==> flow/design.v <==
module cpu(clk,reset,s,load,in,out,N,V,Z,w);
  input clk, reset, s, load;
  input [15:0] in;
  output [15:0] out;
  output N, V, Z, w;
  wire [15:0] instruction_out;
  wire loada,loadb,loads,loadc,write,asel,bsel;
  wire [2:0] status;
  wire [1:0] op, ALUop, shift, vsel;
  wire [2:0] opcode, readnum, writenum, nsel;  
  wire [15:0] sximm5, sximm8; 
  wire [15:0] mdata = 16'b0;
  wire [7:0] PC = 8'b0;
  vDFFE #(16) instruct_reg(clk, load , in, instruction_out);  
  instruct_decoder decoder(   .instruction_out(instruction_out),
			        .nsel(nsel),
				.opcode(opcode),
				.op(op),
				.ALUop(ALUop),
				.sximm5(sximm5),
				.sximm8(sximm8),
				.shift(shift),
				.readnum(readnum),
				.writenum(writenum)
  );
  FSM state_machine(    .clk(clk),
			.reset(reset),
			.s(s),
			.w(w),
			.opcode(opcode),
			.op(op),
			.nsel(nsel),
			.loada(loada),
			.loadb(loadb),
			.loadc(loadc),
			.loads(loads),
			.vsel(vsel),
			.write(write),
			.asel(asel),
			.bsel(bsel)
  );
  datapath DP(          .clk(clk),
			.readnum(readnum),
			.writenum(writenum),
			.write(write),
			.vsel(vsel),
			.loada(loada),
			.loadb(loadb),
			.loadc(loadc),
			.loads(loads),
			.shift(shift),
			.ALUop(ALUop),
			.asel(asel),
			.bsel(bsel),
			.mdata(mdata),
			.status(status),
			.C(out),
			.sximm8(sximm8),
			.sximm5(sximm5),
			.PC(PC)
  );	
  assign N = status[0];
  assign V = status[1]; 
  assign Z = status[2];  
endmodule
module instruct_decoder( instruction_out, 
			 nsel, 
			 opcode,
			 op,
			 ALUop, 
			 sximm5, 
			 sximm8, 
			 shift,
			 readnum,
			 writenum );
  input [15:0] instruction_out;
  input [2:0] nsel;
  output [2:0] opcode;
  output reg [2:0] readnum, writenum;
  output [1:0] shift, ALUop, op;
  output [15:0] sximm5, sximm8;
  wire [2:0] Rn, Rd, Rm;
  wire [4:0] imm5;
  wire [7:0] imm8;
  setval retval(instruction_out,opcode,op,ALUop,imm5,imm8,shift,Rn,Rd,Rm);
  assign sximm5 = imm5[4] ? {11'b11111111111,imm5}:{11'b00000000000,imm5}; 
  assign sximm8 = imm8[7] ? {8'b11111111,imm8}:{8'b00000000,imm8};
  always @(*) 
    case(nsel)
      3'b001: {readnum,writenum} = {Rn,Rn};  
      3'b010: {readnum,writenum} = {Rd,Rd};  
      3'b100: {readnum,writenum} = {Rm,Rm};  
      default: {readnum,writenum} = 6'bx;  
    endcase
endmodule
module setval(instruction_out,opcode,op,ALUop,imm5,imm8,shift,Rn,Rd,Rm);
  input [15:0] instruction_out;
  output reg [2:0] opcode,Rn,Rd,Rm;
  output reg [1:0] op, ALUop, shift;
  output reg [4:0] imm5;
  output reg [7:0] imm8;
  always @(*) begin 
    casex(instruction_out)
	{5'b11010,11'bx}: {opcode,op,ALUop,Rn,imm8,imm5,Rd,shift,Rm} = {instruction_out[15:13],2'b10,2'b0,instruction_out[10:8],instruction_out[7:0],
						5'b0,3'b0,2'b0,3'b0}; 
	{8'b11000000,8'bx}: {opcode,op,ALUop,Rn,imm8,imm5,Rd,shift,Rm} = {instruction_out[15:13],2'b0,2'b0,3'b0,8'b0,5'b0, instruction_out[7:5],
						instruction_out[4:3],instruction_out[2:0]}; 
	{5'b10100,11'bx}: {opcode,op,ALUop,Rn,imm8,imm5,Rd,shift,Rm} = {instruction_out[15:13],2'b0,2'b0,instruction_out[10:8],
						8'b0,5'b0,instruction_out[7:5],instruction_out[4:3],instruction_out[2:0]}; 
	{5'b10101,11'bx}: {opcode,op,ALUop,Rn,imm8,imm5,Rd,shift,Rm} = {instruction_out[15:13],2'b01,2'b01,instruction_out[10:8],
						8'b0,5'b0,3'b0, instruction_out[4:3], instruction_out[2:0]}; 
 	{5'b10110,11'bx}: {opcode,op,ALUop,Rn,imm8,imm5,Rd,shift,Rm} = {instruction_out[15:13],2'b10,2'b10,instruction_out[10:8],
						8'b0,5'b0,instruction_out[7:5],instruction_out[4:3],instruction_out[2:0]}; 
	{5'b10111,11'bx}: {opcode,op,ALUop,Rn,imm8,imm5,Rd,shift,Rm} = {instruction_out[15:13],2'b11,2'b11,3'b0,
						8'b0,5'b0,instruction_out[7:5],instruction_out[4:3],instruction_out[2:0]}; 
	default: {opcode,op,ALUop,Rn,imm8,imm5,Rd,shift,Rm} = {3'bx,2'bx,2'bx,3'bx,8'bx,5'bx,3'bx,2'bx,3'bx};  
    endcase
end
endmodule
module datapath(clk, readnum, vsel, loada, loadb, shift, asel, bsel,
		ALUop, loadc, loads, writenum, write, mdata, 
		status, C, sximm8, PC, sximm5);
  input clk, loada, loadb, loadc, loads, asel, bsel, write;
  input [1:0] vsel;
  input [1:0] shift, ALUop; 
  input [2:0] writenum, readnum;  
  input [15:0] mdata, sximm8, sximm5;
  input [7:0] PC;
  output wire [2:0] status;
  output wire [15:0] C;
  reg [15:0] data_in;
  wire [15:0] muxa, muxb, aout, bout, bout_shift, data_out, ALUout;
  wire [2:0] status_out;
  always @(*)
    case(vsel)
      2'b00: data_in = C;
      2'b01: data_in = {8'b0,PC};
      2'b10: data_in = sximm8;
      2'b11: data_in = mdata;
    endcase
  regfile REGFILE( .clk(clk), 
           		.write(write),
			.writenum(writenum),
			.readnum(readnum),
			.data_in(data_in),
			.data_out(data_out)
  );
  vDFFE #(16) reg_a(clk, loada, data_out, aout);
  vDFFE #(16) reg_b(clk, loadb, data_out, bout); 
  vDFFE #(16) reg_c(clk, loadc, ALUout, C);
  vDFFE #(3) status_block(.clk(clk), .en(loads), .in(status_out), .out(status));
  shifter shift_b(shift, bout, bout_shift);
  assign muxa = asel ? 16'b0:aout;
  assign muxb = bsel ? sximm5:bout_shift;
  alu ALU( .ALUop(ALUop), .Ain(muxa), .Bin(muxb), .out(ALUout), .status(status_out));
endmodule 
module regfile(clk,write,writenum,readnum,data_in,data_out);
  input clk,write;
  input [2:0] writenum, readnum;
  input [15:0] data_in;
  output [15:0] data_out;
  wire [7:0] readout, writeout;
  wire [15:0] R7, R6, R5, R4, R3, R2, R1, R0;
  dec #(3,8) read_num(readnum, readout);
  dec #(3,8) write_num(writenum, writeout);
  vDFFE #(16) write_reg0(clk, (write & writeout[0]), data_in, R0);
  vDFFE #(16) write_reg1(clk, (write & writeout[1]), data_in, R1);
  vDFFE #(16) write_reg2(clk, (write & writeout[2]), data_in, R2);
  vDFFE #(16) write_reg3(clk, (write & writeout[3]), data_in, R3);
  vDFFE #(16) write_reg4(clk, (write & writeout[4]), data_in, R4);
  vDFFE #(16) write_reg5(clk, (write & writeout[5]), data_in, R5);
  vDFFE #(16) write_reg6(clk, (write & writeout[6]), data_in, R6);
  vDFFE #(16) write_reg7(clk, (write & writeout[7]), data_in, R7);
  mux8 #(16) read_mux(R7, R6, R5, R4, R3, R2, R1, R0, readout, data_out);
endmodule
module dec(a,b);
  parameter n = 2;
  parameter m = 4;
  input [n-1:0] a;
  output [m-1:0] b;
  wire[m-1:0] b = 1<<a;
endmodule 
module vDFFE(clk,en,in,out);
  parameter n = 3;
  input clk, en;
  input [n-1:0] in;
  output reg [n-1:0] out;
  wire [n-1:0] nextout;
  assign nextout = en ? in:out;
  always @(posedge clk)
    out <= nextout;
  endmodule 
module mux8(r7, r6, r5, r4, r3, r2, r1, r0, s, b);
  parameter k = 1;
  input [k-1:0] r7, r6, r5, r4, r3, r2, r1, r0;
  input [7:0] s;
  output [k-1:0] b;
  wire [k-1:0] b = ({k{s[0]}} & r0) |
		   ({k{s[1]}} & r1) |    
		   ({k{s[2]}} & r2) |
		   ({k{s[3]}} & r3) | 
		   ({k{s[4]}} & r4) |
		   ({k{s[5]}} & r5) |
		   ({k{s[6]}} & r6) |
		   ({k{s[7]}} & r7) ;
endmodule
module shifter(shift,bin,out);
input [15:0] bin;
input [1:0] shift;
output reg [15:0] out;  
  always @(*) begin
    case(shift) 
      2'b01: out = bin << 1;  
      2'b10: out = bin >> 1;  
      2'b11: out = $signed(bin) >>> 1;  
      default: out = bin;  
    endcase 
  end 
endmodule 
module alu(ALUop,Ain,Bin,out,status);
  input [1:0] ALUop; 
  input [15:0] Ain, Bin;
  output reg [15:0] out;
  output [2:0] status;
  wire ovf;
  wire [15:0] sout;
  Addsub #(16) a(Ain, Bin, 1'b1, sout, ovf);
  assign status[2] = ((out == 16'b0) ? 1'b1:1'b0);  
  assign status[1] = ovf;  
  assign status[0] = out[15];  
  always @(*) begin
    case (ALUop)
      2'b00: out = Ain + Bin;
      2'b01: out = Ain - Bin; 
      2'b10: out = Ain & Bin;
      2'b11: out = ~Bin;
      default: out = 16'bx;
    endcase	
  end
endmodule
module Addsub(a,b,sub,s,ovf);
  parameter n = 8;
  input [n-1:0] a, b;  
  input sub ;  
  output [n-1:0] s;
  output ovf;   
  wire c1, c2;
  assign ovf = c1 ^ c2;  
  Adder1 #(n-1) ai(a[n-2:0],b[n-2:0]^{n-1{sub}},sub,c1,s[n-2:0]);
  Adder1 #(1) as(a[n-1],b[n-1]^sub,c1,c2,s[n-1]);
endmodule 
module Adder1(a,b,cin,cout,s);
  parameter n = 8;
  input [n-1:0] a, b;
  input cin ;
  output [n-1:0] s;
  output cout;
  assign {cout, s} = a + b + cin;
endmodule
module FSM(clk, reset, s, w, opcode, op, nsel,loada,loadb,loadc,vsel,write,loads,asel,bsel);
  input clk, reset, s;
  input [2:0] opcode;
  input [1:0] op;
  output w;
  output reg [2:0] nsel;
  output reg loada,loadb,loadc,loads,write,asel,bsel;
  output reg [1:0] vsel;
  wire [2:0] state;
  reg load_s;
  reg [2:0] next_state;
  assign w = load_s ? 1'b0:1'b1;  
  assign state =  reset ? 3'b000:next_state;
  always @(posedge clk) begin
    casex({reset,w,s,opcode,op,state})
	11'b1xxxxxxxxxx: {load_s, nsel, next_state,loada,loadb,loadc,vsel,write,loads,asel,bsel} 
				<= {1'b0,3'b000,3'b000,1'b0,1'b0,1'b0,2'b00,1'b0,1'b0,1'b0,1'b0};  
	{8'bx10xxxxx,3'b000}: {load_s,nsel,next_state,loada,loadb,loadc,vsel,write,loads,asel,bsel}
				<= {1'b0,3'b000,3'b000,1'b0,1'b0,1'b0,2'b00,1'b0,1'b0,1'b0,1'b0};  
	{8'bx1111010,3'b000}: {load_s, nsel, next_state,loada,loadb,loadc,vsel,write,loads,asel,bsel} 
				<= {1'b1,3'b001,3'b001,1'b0,1'b0,1'b0,2'b10,1'b1,1'b0,1'b0,1'b0};  
	{8'b00x11010,3'b001}: {load_s, nsel, next_state,loada,loadb,loadc,vsel,write,loads,asel,bsel} 
				<= {1'b0,3'b000,3'b000,1'b0,1'b0,1'b0,2'b00,1'b0,1'b0,1'b0,1'b0};  
        {8'b01111000,3'b000}: {load_s, nsel, next_state,loada,loadb,loadc,vsel,write,loads,asel,bsel} 
				<= {1'b1,3'b100,3'b001,1'b0,1'b1,1'b0,2'b10,1'b0,1'b0,1'b0,1'b0};  
	{8'b00x11000,3'b001}: {load_s,nsel,next_state,loada,loadb,loadc,vsel,write,loads,asel,bsel}
				<= {1'b1,3'b000,3'b010,1'b0,1'b0,1'b1,2'b00,1'b0,1'b0,1'b1,1'b0};  
	{8'b00x11000,3'b010}: {load_s,nsel,next_state,loada,loadb,loadc,vsel,write,loads,asel,bsel}
				<= {1'b1,3'b010,3'b011,1'b0,1'b0,1'b0,2'b00,1'b1,1'b0,1'b0,1'b0};  
	{8'b00x11000,3'b011}: {load_s,nsel,next_state,loada,loadb,loadc,vsel,write,loads,asel,bsel}
				<= {1'b0,3'b000,3'b000,1'b0,1'b0,1'b0,2'b00,1'b0,1'b0,1'b0,1'b0};  
	{8'b01110100,3'b000}: {load_s,nsel,next_state,loada,loadb,loadc,vsel,write,loads,asel,bsel}
				<= {1'b1,3'b001,3'b001,1'b1,1'b0,1'b0,2'b10,1'b0,1'b0,1'b0,1'b0};  
	{8'b00x10100,3'b001}: {load_s,nsel,next_state,loada,loadb,loadc,vsel,write,loads,asel,bsel}
				<= {1'b1,3'b100,3'b010,1'b0,1'b1,1'b0,2'b10,1'b0,1'b0,1'b0,1'b0};  
	{8'b00x10100,3'b010}: {load_s,nsel,next_state,loada,loadb,loadc,vsel,write,loads,asel,bsel}
				<= {1'b1,3'b000,3'b011,1'b0,1'b0,1'b1,2'b00,1'b0,1'b0,1'b0,1'b0};  
	{8'b00x10100,3'b011}: {load_s,nsel,next_state,loada,loadb,loadc,vsel,write,loads,asel,bsel}
				<= {1'b1,3'b010,3'b100,1'b0,1'b0,1'b0,2'b00,1'b1,1'b0,1'b0,1'b0};  
	{8'b00x10100,3'b100}: {load_s,nsel,next_state,loada,loadb,loadc,vsel,write,loads,asel,bsel}
				<= {1'b0,3'b000,3'b000,1'b0,1'b0,1'b0,2'b00,1'b0,1'b0,1'b0,1'b0};  
	{8'b01110101,3'b000}: {load_s,nsel,next_state,loada,loadb,loadc,vsel,write,loads,asel,bsel}
				<= {1'b1,3'b001,3'b001,1'b1,1'b0,1'b0,2'b10,1'b0,1'b0,1'b0,1'b0};  
	{8'b00x10101,3'b001}: {load_s,nsel,next_state,loada,loadb,loadc,vsel,write,loads,asel,bsel}
				<= {1'b1,3'b100,3'b010,1'b0,1'b1,1'b0,2'b10,1'b0,1'b0,1'b0,1'b0};  
	{8'b00x10101,3'b010}: {load_s,nsel,next_state,loada,loadb,loadc,vsel,write,loads,asel,bsel}
				<= {1'b1,3'b000,3'b011,1'b0,1'b0,1'b0,2'b00,1'b0,1'b1,1'b0,1'b0};  
   	{8'b00x10101,3'b011}: {load_s,nsel,next_state,loada,loadb,loadc,vsel,write,loads,asel,bsel}
				<= {1'b0,3'b000,3'b000,1'b0,1'b0,1'b0,2'b00,1'b0,1'b0,1'b0,1'b0};  
	{8'b01110110,3'b000}: {load_s,nsel,next_state,loada,loadb,loadc,vsel,write,loads,asel,bsel}
				<= {1'b1,3'b001,3'b001,1'b1,1'b0,1'b0,2'b10,1'b0,1'b0,1'b0,1'b0};  
	{8'b00x10110,3'b001}: {load_s,nsel,next_state,loada,loadb,loadc,vsel,write,loads,asel,bsel}
				<= {1'b1,3'b100,3'b010,1'b0,1'b1,1'b0,2'b10,1'b0,1'b0,1'b0,1'b0};  
	{8'b00x10110,3'b010}: {load_s,nsel,next_state,loada,loadb,loadc,vsel,write,loads,asel,bsel}
				<= {1'b1,3'b000,3'b011,1'b0,1'b0,1'b1,2'b00,1'b0,1'b0,1'b0,1'b0};  
	{8'b00x10110,3'b011}: {load_s,nsel,next_state,loada,loadb,loadc,vsel,write,loads,asel,bsel}
				<= {1'b1,3'b010,3'b100,1'b0,1'b0,1'b0,2'b00,1'b1,1'b0,1'b0,1'b0};  
	{8'b00x10110,3'b100}: {load_s,nsel,next_state,loada,loadb,loadc,vsel,write,loads,asel,bsel}
				<= {1'b0,3'b000,3'b000,1'b0,1'b0,1'b0,2'b00,1'b0,1'b0,1'b0,1'b0};  
	{8'b01110111,3'b000}: {load_s,nsel,next_state,loada,loadb,loadc,vsel,write,loads,asel,bsel}
				<= {1'b1,3'b100,3'b001,1'b0,1'b1,1'b0,2'b10,1'b0,1'b0,1'b1,1'b0};  
	{8'b00x10111,3'b001}: {load_s,nsel,next_state,loada,loadb,loadc,vsel,write,loads,asel,bsel}
				<= {1'b1,3'b000,3'b010,1'b0,1'b0,1'b1,2'b00,1'b0,1'b0,1'b1,1'b0};  
	{8'b00x10111,3'b010}: {load_s,nsel,next_state,loada,loadb,loadc,vsel,write,loads,asel,bsel}
				<= {1'b1,3'b010,3'b011,1'b0,1'b0,1'b0,2'b00,1'b1,1'b0,1'b0,1'b0};  
	{8'b00x10111,3'b011}: {load_s,nsel,next_state,loada,loadb,loadc,vsel,write,loads,asel,bsel}
				<= {1'b0,3'b000,3'b000,1'b0,1'b0,1'b0,2'b00,1'b0,1'b0,1'b0,1'b0};  
	default: {load_s,nsel,next_state,loada,loadb,loadc,vsel,write,loads,asel,bsel}
				<= {1'b0,3'b000,3'b000,1'b0,1'b0,1'b0,2'b00,1'b0,1'b0,1'b0,1'b0};  
   endcase
  end
endmodule 
* Reports on cpu *
Tool output for the design above before and after an edit, in the order of the flow.
"before" refers to lines of the RTL above, "after" to lines of the edited file.
"change" is "after" less "before", of the values as shown; "relative change" is that difference over "before", in percent.
Operators carry their Yosys type and port widths (W data, S select, Z words).
Cell names lack the library's common part.
Not given: -

inputs
  top = cpu
  clock = clk
  library = sky130hd
  corner = tt_025C_1v80

* Diff *
Unified diff, file above to edited file.
This change comes from a script, not from a designer; no optimisation was intended.

begin of diff
@@ -196,9 +196,9 @@
   input [7:0] s;
   output [k-1:0] b;
-  wire [k-1:0] b = ({k{s[0]}} & r0) |
+  wire [k-1:0] b = (({k{s[0]}} & r0) |
 		   ({k{s[1]}} & r1) |    
 		   ({k{s[2]}} & r2) |
 		   ({k{s[3]}} & r3) | 
-		   ({k{s[4]}} & r4) |
+		   ({k{s[4]}} & r4)) ^
 		   ({k{s[5]}} & r5) |
 		   ({k{s[6]}} & r6) |
end of diff

* Elaborated design *
Source: Yosys, flattened and elaborated, memories not mapped. Widths are those after wreduce. Registers that Yosys merges into a memory's read port (data or address) are not register bits. Print and check cells do not count. Equal cells are merged and count once.

storage and ports
  element                  before  after  change  relative change (%)
  cells after elaboration  119     119    0       0.00
  output and inout bits    20      20     0       0.00
  bits in registers        211     211    0       0.00

operators by class
  element                           before  after  change  relative change (%)
  add/subtract/negate cells         6       6      0       0.00
  eq/ne operators                   36      36     0       0.00
  muxes and demuxes                 13      13     0       0.00
  bitwise gates (word level)        28      28     0       0.00
  reductions and logical operators  10      10     0       0.00
  shift-type cells                  2       2      0       0.00

operator list
  kind                     before  after  change  relative change (%)
  $or A16 B16 Y16          7       6      -1      -14.29
  $xor A16 B16 Y16         0       1      +1      -
  $eq A10 B8 Y1 const B    12      12     0       0.00
  $and A16 B16 Y16         9       9      0       0.00
  $and A1 B1 Y1            8       8      0       0.00
  $eq A2 B2 Y1 const B     6       6      0       0.00
  $eq A11 B10 Y1 const B   5       5      0       0.00
  $eq A5 B5 Y1 const B     5       5      0       0.00
  $reduce_or A2 Y1         5       5      0       0.00
  $mux W16                 4       4      0       0.00
  $eq A2 B1 Y1 const B     3       3      0       0.00
  $logic_not A2 Y1         2       2      0       0.00
  $mux W1                  2       2      0       0.00
  $pmux W16 S3             2       2      0       0.00
  $reduce_or A3 Y1         2       2      0       0.00
  $shl A2 B3 Y8 const A    2       2      0       0.00
  $add A1 B1 Y2            1       1      0       0.00
  $add A15 B15 Y16         1       1      0       0.00
  $add A16 B1 Y16 const B  1       1      0       0.00
  $add A16 B16 Y16         1       1      0       0.00
  $add A2 B1 Y2            1       1      0       0.00
  $eq A10 B10 Y1 const B   1       1      0       0.00
  $eq A3 B1 Y1 const B     1       1      0       0.00
  $eq A3 B2 Y1 const B     1       1      0       0.00
  $eq A3 B3 Y1 const B     1       1      0       0.00
  $eq A8 B8 Y1 const B     1       1      0       0.00
  $logic_not A16 Y1        1       1      0       0.00
  $mux W3                  1       1      0       0.00

Not every row of either side is listed.

* Logic depth *
Yosys ltp: most cells in a row. Word level: on the elaborated netlist, between registers, memories and ports. Mapped: between sequential cells and ports; inverters and the memories' decode and read muxes count.

logic depth
  element                  before  after  change  relative change (%)
  depth after elaboration  12      12     0       0.00
  ABC_AREA                 0       0      -       -
  mapped depth             22      21     -1      -4.55

* Synthesis result *
Source: synth_stat.txt of the flow (Yosys; design flattened, memories mapped). It holds for the ABC_AREA given above (unset counts as 0); a run with the other value may have another netlist.

cells by type
  cell      before  after  change  relative change (%)
  nand2_1   113     65     -48     -42.48
  a21oi_1   55      33     -22     -40.00
  a222oi_1  0       18     +18     -
  a221oi_1  18      2      -16     -88.89
  and3_1    5       21     +16     +320.00
  clkbuf_1  25      39     +14     +56.00
  nor2_1    50      39     -11     -22.00
  nand3_1   38      28     -10     -26.32
  o211ai_1  4       14     +10     +250.00
  a211oi_1  3       12     +9      +300.00
  o21ai_0   63      55     -8      -12.70
  a22o_1    0       8      +8      -
  a22oi_1   10      3      -7      -70.00
  buf_2     7       0      -7      -100.00
  a211o_1   0       7      +7      -
  o21ai_1   9       3      -6      -66.67
  a221o_1   1       7      +6      +600.00
  and2_1    5       10     +5      +100.00

Not every row of either side is listed.

synthesis totals
  element                         before   after    change  relative change (%)
  mapped flip-flops               208      208      0       0.00
  chip area (Yosys) (µm²)         10242.3  10253.6  +11.3   +0.11
  buffer cells                    40       40       0       0.00
  area of sequential cells (µm²)  6115.9   6115.9   0.0     0.00
  cells in the netlist            876      842      -34     -3.88

By module: a second synthesis without flattening, with its own total; a netlist apart from the flattened one above.

unflattened totals
  element                                  before   after    change  relative change (%)
  cell total of the unflattened synthesis  951      978      +27     +2.84
  area (unflattened synthesis) (µm²)       11737.5  11741.3  +3.8    +0.03

Each row is one instance without its submodules.

by module, before
  module            instances  cells  seq. area (µm²)  area (µm²)
  vDFFE #(n=16)     12         16     480.5            480.5
  alu               1          240    0.0              1621.6
  mux8 #(k=16)      1          96     0.0              779.5
  Adder1 #(n=15)    1          101    0.0              735.7
  datapath          1          65     0.0              700.7
  FSM               1          78     260.2            689.4
  shifter           1          51     0.0              355.3
  setval            1          41     0.0              331.6
  instruct_decoder  1          39     0.0              284.0
  Addsub #(n=16)    1          19     0.0              180.2
  dec               2          8      0.0              65.1
  vDFFE #(n=3)      1          3      90.1             90.1
  regfile           1          8      0.0              50.0
  Adder1 #(n=1)     1          1      0.0              20.0
  cpu               1          1      0.0              3.8

by module, after
  module            instances  cells  seq. area (µm²)  area (µm²)
  vDFFE #(n=16)     12         16     480.5            480.5
  alu               1          240    0.0              1621.6
  mux8 #(k=16)      1          123    0.0              783.3
  Adder1 #(n=15)    1          101    0.0              735.7
  datapath          1          65     0.0              700.7
  FSM               1          78     260.2            689.4
  shifter           1          51     0.0              355.3
  setval            1          41     0.0              331.6
  instruct_decoder  1          39     0.0              284.0
  Addsub #(n=16)    1          19     0.0              180.2
  dec               2          8      0.0              65.1
  vDFFE #(n=3)      1          3      90.1             90.1
  regfile           1          8      0.0              50.0
  Adder1 #(n=1)     1          1      0.0              20.0
  cpu               1          1      0.0              3.8

* Worst setup path after synthesis *
OpenSTA on the mapped netlist: ideal clock, no wires. The path of least setup slack (recovery checks aside). Input and output delay are each 20% of the period. Register names are those of the netlist, which keeps one name where synthesis merged equal registers.

timing post-synthesis
  element                        before                           after                            change  relative change (%)
  path kind                      flip-flop to flip-flop           flip-flop to flip-flop           -       -
  start point                    register instruct_reg.out[13]    register instruct_reg.out[12]    -       -
  end point                      register DP.status_block.out[2]  register DP.status_block.out[2]  -       -
  library setup time (ns)        0.190                            0.170                            -0.020  -
  delay of the path (ns)         4.256                            4.939                            +0.683  +16.05
  clock period (ns)              7.0                              7.0                              0.0     0.00
  stages on the path             22                               20                               -2      -9.09
  setup slack (ns)               2.744                            2.062                            -0.682  -
  data arrival time (ns)         4.066                            4.769                            +0.703  +17.29
  time at the first pin (ns)     0.000                            0.000                            0.000   -
  data required time (ns)        6.810                            6.830                            +0.020  +0.29
  synthesis period reached (ns)  4.256                            4.938                            +0.682  +16.02

"delay of the path" = arrival - input delay + setup time.
"stages on the path" counts driving pins, that of a launching flip-flop among them; a cell with two outputs on the path counts twice.
"synthesis period reached" is the clock period less the worst setup slack; recovery checks do not enter. This is arithmetic on one report: input and output delays are still those of the set period (20% each).
Between the ends stands the longest chain of elaborated cells between them, by number of cells; it is not shown to be the way that was timed. Of several equally long chains one is given.
A line is the first line of the expression or statement that the cell stems from. Yosys adds cells for indexed reads and writes and turns some case tables into memories.

between the ends, post-synthesis, before
  path through = edfxtp_1 > and3b_1 > a31oi_1 > buf_6 > buf_6 > buf_6 > o21ai_0 > and2_1 > ha_1 > nor2_1 > xnor2_1 > ha_1 > nor2b_1 > o31a_1 > o21ba_2 > o21ai_1 > a21oi_1 > a21oi_1 > xor2_1 > o21ai_0 > or2_2 > a2111oi_2
  cells in the longest elaborated chain = 9
  elaborated cells between the ends (all ways) = 24
  classes of those cells = 2 x add/sub; 12 x eq/ne; 6 x mux; 2 x logic; 2 x reduce/logical

ends and longest elaborated chain, post-synthesis, before
  element            line  source
  start, declared    187   output reg [n-1:0] out;
  start, assigned    191   out <= nextout;
  $eq A5 B5 Y1       103   casex(instruction_out)
  $pmux W31 S6       103
  $eq A2 B2 Y1       212   case(shift)
  $pmux W16 S3       212
  $mux W16           154   assign muxb = bsel ? sximm5:bout_shift;
  $sub A16 B16 Y16   234   2'b01: out = Ain - Bin;
  $pmux W16 S4       232   case (ALUop)
  $logic_not A16 Y1  228   assign status[2] = ((out == 16'b0) ? 1'b1:1'b0);
  $mux W1            228
  end, assigned      191
  end, declared      187

Some nets on the timed path still bear RTL names; the line given drives or declares the net.

nets with RTL names, path post-synthesis, before
  net             line
  DP.ALU.out[14]  232

between the ends, post-synthesis, after
  path through = edfxtp_1 > or4_4 > o21ai_2 > clkbuf_1 > clkbuf_1 > and3_1 > nor2_1 > ha_1 > nor2_1 > a21oi_1 > fa_1 > nand2b_1 > a211o_1 > a21oi_1 > a31oi_1 > o31a_1 > o31a_1 > nor4_1 > nand4b_1 > nor4_2
  cells in the longest elaborated chain = 9
  elaborated cells between the ends (all ways) = 24
  classes of those cells = 2 x add/sub; 12 x eq/ne; 6 x mux; 2 x logic; 2 x reduce/logical

ends and longest elaborated chain, post-synthesis, after
  element            line  source
  start, declared    187   output reg [n-1:0] out;
  start, assigned    191   out <= nextout;
  $eq A5 B5 Y1       103   casex(instruction_out)
  $pmux W31 S6       103
  $eq A2 B2 Y1       212   case(shift)
  $pmux W16 S3       212
  $mux W16           154   assign muxb = bsel ? sximm5:bout_shift;
  $sub A16 B16 Y16   234   2'b01: out = Ain - Bin;
  $pmux W16 S4       232   case (ALUop)
  $logic_not A16 Y1  228   assign status[2] = ((out == 16'b0) ? 1'b1:1'b0);
  $mux W1            228
  end, assigned      191
  end, declared      187

nets with RTL names, path post-synthesis, after
  net             line
  DP.ALU.out[12]  232

* Worst path after layout *
From the final timing report of each run of pair A: the path of least setup slack in the routed layout; clock arrival at registers is part of the times.

timing after layout
  element                     before                           after                            change  relative change (%)
  path kind                   flip-flop to flip-flop           flip-flop to flip-flop           -       -
  start point                 register instruct_reg.out[8]     register instruct_reg.out[13]    -       -
  end point                   register DP.status_block.out[2]  register DP.status_block.out[0]  -       -
  time at the first pin (ns)  0.53                             0.50                             -0.03   -5.66
  setup slack (ns)            0.53                             0.30                             -0.23   -
  data arrival time (ns)      5.20                             5.35                             +0.15   +2.88
  stages on the path          21                               20                               -1      -4.76
  library setup time (ns)     0.19                             0.25                             +0.06   -
  data required time (ns)     5.73                             5.66                             -0.07   -1.22
  clock period (ns)           5.41                             5.41                             0.00    0.00

Between the ends stands the longest chain of elaborated cells between them, by number of cells; it is not shown to be the way that was timed. Of several equally long chains one is given.

between the ends, after layout, before
  path through = edfxtp_1 > nor3_2 > a31o_2 > buf_4 > nand3_1 > and3_2 > inv_1 > nor4_4 > and3_4 > a31o_2 > xnor2_1 > ha_1 > o2111ai_1 > o21ba_2 > o21ai_1 > a21oi_1 > a21oi_1 > xor2_1 > o21ai_0 > or2_2 > a2111oi_2
  cells in the longest elaborated chain = 9
  elaborated cells between the ends (all ways) = 19
  classes of those cells = 2 x add/sub; 7 x eq/ne; 6 x mux; 2 x logic; 2 x reduce/logical

ends and longest elaborated chain, after layout, before
  element            line  source
  start, declared    187   output reg [n-1:0] out;
  start, assigned    191   out <= nextout;
  $eq A8 B8 Y1       103   casex(instruction_out)
  $pmux W31 S6       103
  $eq A2 B2 Y1       212   case(shift)
  $pmux W16 S3       212
  $mux W16           154   assign muxb = bsel ? sximm5:bout_shift;
  $sub A16 B16 Y16   234   2'b01: out = Ain - Bin;
  $pmux W16 S4       232   case (ALUop)
  $logic_not A16 Y1  228   assign status[2] = ((out == 16'b0) ? 1'b1:1'b0);
  $mux W1            228
  end, assigned      191
  end, declared      187

Some nets on the timed path still bear RTL names; the line given drives or declares the net.

nets with RTL names, path after layout, before
  net             line
  DP.ALU.out[14]  232

between the ends, after layout, after
  path through = edfxtp_1 > or4bb_4 > o21a_2 > or3_1 > o211ai_1 > inv_1 > nor4_4 > nor3b_4 > a31oi_1 > xnor2_1 > ha_2 > nand2_1 > nor2_1 > nand3_1 > o31ai_1 > a21oi_1 > o21ai_1 > nor2_1 > mux2_4 > a211o_1
  cells in the longest elaborated chain = 7
  elaborated cells between the ends (all ways) = 22
  classes of those cells = 2 x add/sub; 12 x eq/ne; 5 x mux; 2 x logic; 1 x reduce/logical

ends and longest elaborated chain, after layout, after
  element           line  source
  start, declared   187   output reg [n-1:0] out;
  start, assigned   191   out <= nextout;
  $eq A5 B5 Y1      103   casex(instruction_out)
  $pmux W31 S6      103
  $eq A2 B2 Y1      212   case(shift)
  $pmux W16 S3      212
  $mux W16          154   assign muxb = bsel ? sximm5:bout_shift;
  $sub A16 B16 Y16  234   2'b01: out = Ain - Bin;
  $pmux W16 S4      232   case (ALUop)
  end, assigned     191
  end, declared     187

* Measured runs *
Both versions went through the flow (Yosys, OpenROAD) with the same settings in each pair. Constraints: input delay and output delay 20% of the set period each, output load 0.01 pF.

flow settings, pair A
  CORE_UTILIZATION = 40
  period_ns = 5.41
  CAP_MARGIN = 20
  CORE_MARGIN = 2
  SLEW_MARGIN = 20

final reports, pair A
  element                                    before   after    change  relative change (%)
  worst hold slack in the final report (ns)  0.519    0.526    +0.007  -
  standard-cell area after layout (µm²)      11873.9  11823.8  -50.1   -0.42
  total negative slack on setup checks (ns)  0.000    0.000    0.000   -
  area inside the die boundary (µm²)         26902.6  26930.5  +27.9   +0.10
  area of the synthesized netlist (µm²)      10242.3  10253.6  +11.3   +0.11
  setup slack of the critical path (ns)      0.534    0.304    -0.230  -
  power consumption (mW)                     3.759    3.592    -0.167  -4.44
  clock period achieved (ns)                 4.876    5.106    +0.230  +4.72
  post-layout utilization                    0.472    0.47     -0.002  -

flow settings, pair B
  CORE_UTILIZATION = 40
  CTS_CLUSTER_DIAMETER = 164
  GPL_ROUTABILITY_DRIVEN = 0
  GPL_TIMING_DRIVEN = 1
  HOLD_SLACK_MARGIN = -0.02
  MIN_ROUTING_LAYER = met2
  PLACE_DENSITY_LB_ADDON = 0.18
  SLEW_MARGIN = 20
  TNS_END_PERCENT = 25
  period_ns = 3.46
  CAP_MARGIN = 20
  CORE_MARGIN = 2

final reports, pair B
  element                                    before   after    change  relative change (%)
  worst hold slack in the final report (ns)  0.505    0.525    +0.020  -
  standard-cell area after layout (µm²)      13387.8  13729.4  +341.6  +2.55
  total negative slack on setup checks (ns)  -6.689   -14.147  -7.458  -
  area inside the die boundary (µm²)         26902.6  26930.5  +27.9   +0.10
  area of the synthesized netlist (µm²)      10242.3  10253.6  +11.3   +0.11
  setup slack of the critical path (ns)      -0.893   -1.231   -0.338  -
  power consumption (mW)                     6.114    6.343    +0.229  +3.75
  clock period achieved (ns)                 4.353    4.691    +0.338  +7.76
  post-layout utilization                    0.532    0.545    +0.013  -

"clock period achieved": clock period set for the run, less the worst setup slack. It is reckoned from that one timing run; input and output delays stay at 20% of the period that was set.
By "power consumption" is meant OpenSTA's value without simulated activity: inputs other than the clock are taken to toggle once in ten clock periods, and the tool carries that through the logic.
